==> flow/design.v <==
module compare_and_exchange(
    input [31:0] i1,
    input [31:0] i2,
    input dir,
    input clk,
    input reset,
    input enable,
    output [31:0] o1,
    output  [31:0] o2
    );
    reg [31:0]r1;
    reg [31:0]r2;
   always @(posedge clk)
   begin
   if(reset==0)
   begin
           if(enable==1)
            begin
                 if(dir==1)
                     begin
                        if (i1<i2)
                            begin
                                 r1 <= i1;
                                 r2 <= i2;
                            end
                        else
                             begin
                                 r1 <= i2;
                                 r2 <= i1;
                             end
                       end
                 else if(dir==0)  
                     begin
                        if (i1>i2)
                            begin
                             r1 <= i1;
                             r2 <= i2;
                            end
                        else
                             begin
                                 r1 <= i2;
                                 r2 <= i1;
                              end
                      end
            end
    else if (reset==1)
    begin
    r1<=32'b0;
    r2<=32'b0;
    end
    end
    end
    assign o2=r2; 
  assign o1=r1;
endmodule
module BM4_CAE(
    input [31:0] i1,
    input [31:0] i2,
    input [31:0] i3,
    input [31:0] i4,
    input dir1,
    input dir2,
    input dir3,
    input clk,
    input reset,
    input enable,
    output [31:0] o1,
    output [31:0] o2,
    output [31:0] o3,
    output [31:0] o4
    );
    wire [31:0]r1,r2,r3,r4,r5,r6,r7,r8,r9,r10,r11,r12,r13,r14;
           compare_and_exchange cae1(i1[31:0],i2[31:0],dir1,clk,reset,enable,r1,r2);
           compare_and_exchange cae2(i3[31:0],i4[31:0],dir1,clk,reset,enable,r3,r4);
           compare_and_exchange cae3(r1[31:0],r4[31:0],dir2,clk,reset,enable,r5,r8);
           compare_and_exchange cae4(r2[31:0],r3[31:0],dir2,clk,reset,enable,r6,r7);
           compare_and_exchange cae5(r5[31:0],r6[31:0],dir3,clk,reset,enable,r11,r13);
           compare_and_exchange cae6(r7[31:0],r8[31:0],dir3,clk,reset,enable,r12,r14); 
           assign o1=r11;
           assign o2=r12;
           assign o3=r13;
           assign o4=r14;
    endmodule
module BM8_CAE(
        input [31:0] i1,
        input [31:0] i2,
        input [31:0] i3,
        input [31:0] i4,
        input [31:0] i5,
        input [31:0] i6,
        input [31:0] i7,
        input [31:0] i8,
        input dir1,
        input dir2,
        input dir3,
        input clk,
        input reset,
        input enable,
        output [31:0] o1,
        output [31:0] o2,
        output [31:0] o3,
        output [31:0] o4,
        output [31:0] o5,
        output [31:0] o6,
        output [31:0] o7,
        output [31:0] o8
        );
      wire [31:0] r1,r2 ,r3,r4,r5,r6,r7,r8,r9,r10,r11,r12,r13,r14,r15,r16,r17,r18,r19,r20,r21,r22,r23,r24;   
         compare_and_exchange cae1(i1[31:0],i8[31:0],dir1,clk,reset,enable,r1,r8);
         compare_and_exchange cae2(i2[31:0],i7[31:0],dir1,clk,reset,enable,r2,r7);
         compare_and_exchange cae3(i3[31:0],i6[31:0],dir1,clk,reset,enable,r3,r6);
         compare_and_exchange cae4(i4[31:0],i5[31:0],dir1,clk,reset,enable,r4,r5);
         compare_and_exchange cae6(r1[31:0],r2[31:0],dir2,clk,reset,enable,r9,r10); 
         compare_and_exchange cae7(r3[31:0],r4[31:0],dir2,clk,reset,enable,r11,r12); 
         compare_and_exchange cae8(r5[31:0],r6[31:0],dir2,clk,reset,enable,r13,r14);
         compare_and_exchange cae9(r7[31:0],r8[31:0],dir2,clk,reset,enable,r15,r16);
         compare_and_exchange cae10(r9[31:0],r11[31:0],dir3,clk,reset,enable,r17,r18); 
         compare_and_exchange cae11(r10[31:0],r12[31:0],dir3,clk,reset,enable,r19,r20);
         compare_and_exchange cae12(r13[31:0],r15[31:0],dir3,clk,reset,enable,r21,r22); 
         compare_and_exchange cae13(r14[31:0],r16[31:0],dir3,clk,reset,enable,r23,r24);  
        assign o1=r17;
        assign o2=r18;
        assign o3=r19;
        assign o4=r20;
        assign o5=r21;
        assign o6=r22;
        assign o7=r23;
        assign o8=r24;
      endmodule
module full_CAE(
input [31:0] i1,
input [31:0] i2,
input [31:0] i3,
input [31:0] i4,
input [31:0] i5,
input [31:0] i6,
input [31:0] i7,
input [31:0] i8,
input dir,
input clk,
input reset,
input enable,
output [31:0] o1,
output [31:0] o2,
output [31:0] o3,
output [31:0] o4,
output [31:0] o5,
output [31:0] o6,
output [31:0] o7,
output [31:0] o8
);
wire [31:0] r1,r2 ,r3,r4,r5,r6,r7,r8,r9,r10,r11,r12,r13,r14,r15,r16,r17,r18,r19,r20,r21,r22,r23,r24;
reg [6:1] dq;
always @(posedge clk)
begin
    if (reset==0 && enable==1)
        dq <= {dq[5:1], dir};
end
compare_and_exchange cae1(i1[31:0],i2[31:0],dir,clk,reset,enable,r1,r2);
compare_and_exchange cae2(i3[31:0],i4[31:0],dir,clk,reset,enable,r3,r4);
compare_and_exchange cae3(i5[31:0],i6[31:0],dir,clk,reset,enable,r5,r6);
compare_and_exchange cae4(i7[31:0],i8[31:0],dir,clk,reset,enable,r7,r8);
BM4_CAE a1(r1,r2,r3,r4,dq[1],dq[2],dq[3],clk,reset,enable,r9,r10,r11,r12);
BM4_CAE a2(r5,r6,r7,r8,dq[1],dq[2],dq[3],clk,reset,enable,r13,r14,r15,r16);
BM8_CAE a3(r9,r10,r11,r12,r13,r14,r15,r16,dq[4],dq[5],dq[6],clk,reset,enable,r17,r18,r19,r20,r21,r22,r23,r24);
assign o1=r17;
assign o2=r18;
assign o3=r19;
assign o4=r20;
assign o5=r21;
assign o6=r22;
assign o7=r23;
assign o8=r24;
endmodule
## Reports on full_CAE

What the tools print for full_CAE, step after step.
Lines are those of the file above, counted from 1.
Operators carry their Yosys type and port widths (W data, S select, Z words).
Not given: n/a

| design | value |
|---|---|
| top | full_CAE |
| clock port | clk |
| library | sky130hd |
| library corner | tt_025C_1v80 |

## Word-level counts

Source: Yosys, flattened and elaborated, memories not mapped. Widths are those after wreduce. Registers that Yosys merges into a memory's read port (data or address) are not register bits. Print and check cells do not count. Equal cells are merged and count once.

| word-level totals | value |
|---|---|
| elaborated cells | 340 |
| output and inout bits | 256 |
| register bits | 1798 |

| operators by class | value |
|---|---|
| bitwise operators | 1 |
| $lt $le $gt $ge | 56 |
| reductions and logical operators | 2 |
| multiplexer cells | 224 |

Operators with widths:

| cell | number |
|---|---|
| $mux W32 | 224 |
| $gt A32 B32 Y1 | 28 |
| $lt A32 B32 Y1 | 28 |
| $reduce_and A2 Y1 | 1 |
| $logic_and A1 B1 Y1 | 1 |
| $not A1 Y1 | 1 |

## Logic depth

Yosys ltp: most cells in a row. Word level: on the elaborated netlist, between registers, memories and ports. Mapped: between sequential cells and ports; inverters and the memories' decode and read muxes count.

| depth | value |
|---|---|
| depth in word-level cells | 4 |
| ABC_AREA | 0 |
| mapped depth | 13 |
| mapped depth without buffers | 10 |

## Synthesis result

Yosys stat after the flow's synthesis: flattened, memories mapped to cells. It holds for the ABC_AREA given above (unset counts as 0); a run with the other value may have another netlist.

| synthesis totals | value |
|---|---|
| flip-flop cells | 1798 |
| sequential area | 53991.8 um^2 |
| buffers | 225 |
| synthesis area | 99753.2 um^2 |
| cells in the netlist | 7236 |

Cells by type:

| type | number |
|---|---|
| sky130_fd_sc_hd__edfxtp_1 | 1798 |
| sky130_fd_sc_hd__mux2_2 | 1523 |
| sky130_fd_sc_hd__ha_1 | 896 |
| sky130_fd_sc_hd__inv_1 | 907 |
| sky130_fd_sc_hd__a21oi_1 | 294 |
| sky130_fd_sc_hd__a21o_1 | 166 |
| sky130_fd_sc_hd__mux2_4 | 75 |
| sky130_fd_sc_hd__nand4_1 | 173 |
| sky130_fd_sc_hd__nand2_1 | 238 |
| sky130_fd_sc_hd__buf_6 | 79 |
| sky130_fd_sc_hd__o21ai_0 | 163 |
| sky130_fd_sc_hd__a221o_1 | 64 |
| sky130_fd_sc_hd__a22oi_1 | 69 |
| sky130_fd_sc_hd__nor2_1 | 132 |
| sky130_fd_sc_hd__a221oi_1 | 56 |
| sky130_fd_sc_hd__buf_2 | 87 |
| sky130_fd_sc_hd__mux2_1 | 37 |
| sky130_fd_sc_hd__o211ai_1 | 39 |

Not listed: further types 46, cells in them 440.
By module: a second synthesis without flattening, with its own total; a netlist apart from the flattened one above.

| second synthesis, totals | value |
|---|---|
| cell total of the unflattened synthesis | 7147 |
| area total of the unflattened synthesis | 100985.6 um^2 |

Each row is one instance without its submodules.

By module:

| module | cells | area (um^2) | times used |
|---|---|---|---|
| compare_and_exchange | 255 | 3599.7 | 28 |
| full_CAE | 7 | 193.9 | 1 |
| BM4_CAE | 0 | 0.0 | 2 |
| BM8_CAE | 0 | 0.0 | 1 |

## Path before layout

Path of least setup slack by OpenSTA after synthesis, without wires, with an ideal clock, recovery checks aside; 20% of the period is set as input and as output delay. Where synthesis merged equal registers, the netlist keeps one of their names.

| path post-synthesis | value |
|---|---|
| kind | in2reg |
| start | input port reset |
| end | register a1.cae1.r1[0] |
| slack | -79905 ps |
| data required time | 234 ps |
| clock period | 4500 ps |
| path delay | 83505 ps |
| launch time at the first pin | 900 ps |
| path buffers | 0 |
| input delay | 900 ps |
| setup time | 4266 ps |
| data arrival time | 80139 ps |
| driving pins on the path | 1 |
| synthesis period reached | 84405 ps |

"path delay" = arrival - input delay + setup time.
"driving pins on the path" counts driving pins, that of a launching flip-flop among them; a cell with two outputs on the path counts twice.
"synthesis period reached" is the clock period less the worst setup slack; recovery checks do not enter. This is arithmetic on one report: input and output delays are still those of the set period (20% each).
Between the ends stands the longest chain of elaborated cells between them, by number of cells; it is not shown to be the way that was timed. Of several equally long chains one is given.
A line is the first line of the expression or statement that the cell stems from. Yosys adds cells for indexed reads and writes and turns some case tables into memories.
At most two assigning lines are given for a register; there are more.

| between the ends, post-synthesis | value |
|---|---|
| path through | sky130_fd_sc_hd__nor2b_1 |
| cells in the longest elaborated chain | 2 |
| elaborated cells on any way between the ends | 2 |
| classes of those cells | 1 x logic; 1 x reduce/logical |

RTL lines, path post-synthesis:

| element | RTL line | text |
|---|---|---|
| start: declaration | 141 | `input reset,` |
| $not A1 Y1 | n/a |  |
| $reduce_and A2 Y1 | n/a |  |
| end: assignment | 23 | `r1 <= i1;` |
| end: assignment | 28 | `r1 <= i2;` |
| end: declaration | 11 | `reg [31:0]r1;` |

## Path in the finished layout

Path of least setup slack in the final report of flow run A (OpenROAD, finished layout, wires in). Where an end is a register, its clock arrival counts in the times.
The path's times are printed in steps of 10 ps; the period is the one set.

| path post-layout | value |
|---|---|
| kind | reg2reg |
| start | register a2.cae4.r1[5] |
| end | register a2.cae5.r2[6] |
| launch time at the first pin | 860 ps |
| driving pins on the path | 13 |
| data arrival time | 4370 ps |
| setup time | 250 ps |
| clock period | 3820 ps |
| path buffers | 2 |
| data required time | 4430 ps |
| slack | 60 ps |

Between the ends stands the longest chain of elaborated cells between them, by number of cells; it is not shown to be the way that was timed. Of several equally long chains one is given.
At most two assigning lines are given for a register; there are more.

| between the ends, post-layout | value |
|---|---|
| path through | sky130_fd_sc_hd__edfxtp_1 -> sky130_fd_sc_hd__inv_1 -> sky130_fd_sc_hd__ha_1 -> sky130_fd_sc_hd__a21o_1 -> sky130_fd_sc_hd__nand3_1 -> sky130_fd_sc_hd__a21oi_1 -> sky130_fd_sc_hd__a2111oi_1 -> sky130_fd_sc_hd__o21ai_0 -> sky130_fd_sc_hd__buf_4 -> sky130_fd_sc_hd__a211oi_2 -> sky130_fd_sc_hd__mux2i_4 -> sky130_fd_sc_hd__buf_12 -> sky130_fd_sc_hd__mux2_2 |
| cells in the longest elaborated chain | 4 |
| elaborated cells on any way between the ends | 6 |
| source lines of those cells | 4 |
| classes of those cells | 2 x compare; 4 x mux |

RTL lines, path post-layout:

| element | RTL line | text |
|---|---|---|
| start: declaration | 11 | `reg [31:0]r1;` |
| start: assignment | 23 | `r1 <= i1;` |
| start: assignment | 28 | `r1 <= i2;` |
| $gt A32 B32 Y1 | 34 | `if (i1>i2)` |
| $mux W32 | 34 |  |
| $mux W32 | 19 | `if(dir==1)` |
| $mux W32 | 17 | `if(enable==1)` |
| end: assignment | 24 | `r2 <= i2;` |
| end: assignment | 29 | `r2 <= i1;` |
| end: declaration | 12 | `reg [31:0]r2;` |

--- measured runs ---
4 stored runs of full_CAE in the flow (synthesis by Yosys, layout by OpenROAD, sky130hd cells), in arbitrary order. Constraints: input delay and output delay 20% of the set period each, output load 0.01 pF.
"achieved clock period" is the run's clock period less its worst setup slack. It is reckoned from that one timing run; input and output delays stay at 20% of the period that was set.
"overall power" is the tool's figure for a default switching activity; nothing was simulated.

#### Flow run A

| setting | value |
|---|---|
| CORE_ASPECT_RATIO | `1.31` |
| CORE_UTILIZATION | `28` |
| CTS_CLUSTER_SIZE | `93` |
| HOLD_SLACK_MARGIN | `0.1` |
| MAX_ROUTING_LAYER | `met4` |
| TNS_END_PERCENT | `25` |
| period_ns | `3.82` |
| CAP_MARGIN | `20` |
| CORE_MARGIN | `2` |
| SLEW_MARGIN | `20` |

| result | value |
|---|---|
| post-route utilization | 0.342 |
| achieved clock period | 3761 ps |
| die footprint | 361097.0 um^2 |
| total negative slack | 0 ps |
| setup slack of the worst path | 59 ps |
| area of the standard cells in the finished layout | 121101.0 um^2 |
| overall power | 51.880 mW |
| synthesis area | 99753.2 um^2 |

#### Flow run B

| setting | value |
|---|---|
| CORE_UTILIZATION | `28` |
| HOLD_SLACK_MARGIN | `0.1` |
| MAX_ROUTING_LAYER | `met4` |
| TNS_END_PERCENT | `25` |
| period_ns | `4.5` |
| CAP_MARGIN | `20` |
| CORE_MARGIN | `2` |
| SLEW_MARGIN | `20` |

| result | value |
|---|---|
| post-route utilization | 0.334 |
| achieved clock period | 4163 ps |
| die footprint | 361051.0 um^2 |
| total negative slack | 0 ps |
| setup slack of the worst path | 337 ps |
| area of the standard cells in the finished layout | 118731.0 um^2 |
| overall power | 45.230 mW |
| synthesis area | 99753.2 um^2 |

#### Flow run C

| setting | value |
|---|---|
| CTS_CLUSTER_SIZE | `77` |
| GPL_ROUTABILITY_DRIVEN | `1` |
| PLACE_DENSITY_LB_ADDON | `0.18` |
| period_ns | `4.5` |
| CAP_MARGIN | `20` |
| CORE_MARGIN | `2` |
| CORE_UTILIZATION | `40` |
| SLEW_MARGIN | `20` |

| result | value |
|---|---|
| post-route utilization | 0.469 |
| achieved clock period | 4138 ps |
| die footprint | 253391.0 um^2 |
| total negative slack | 0 ps |
| setup slack of the worst path | 362 ps |
| area of the standard cells in the finished layout | 116400.0 um^2 |
| overall power | 44.143 mW |
| synthesis area | 99753.2 um^2 |

#### Flow run D

| setting | value |
|---|---|
| CORE_UTILIZATION | `45` |
| period_ns | `4.5` |
| CAP_MARGIN | `20` |
| CORE_MARGIN | `2` |
| SLEW_MARGIN | `20` |

| result | value |
|---|---|
| post-route utilization | 0.527 |
| achieved clock period | 4002 ps |
| die footprint | 225454.0 um^2 |
| total negative slack | 0 ps |
| setup slack of the worst path | 498 ps |
| area of the standard cells in the finished layout | 115957.0 um^2 |
| overall power | 44.190 mW |
| synthesis area | 99753.2 um^2 |
--- end ---
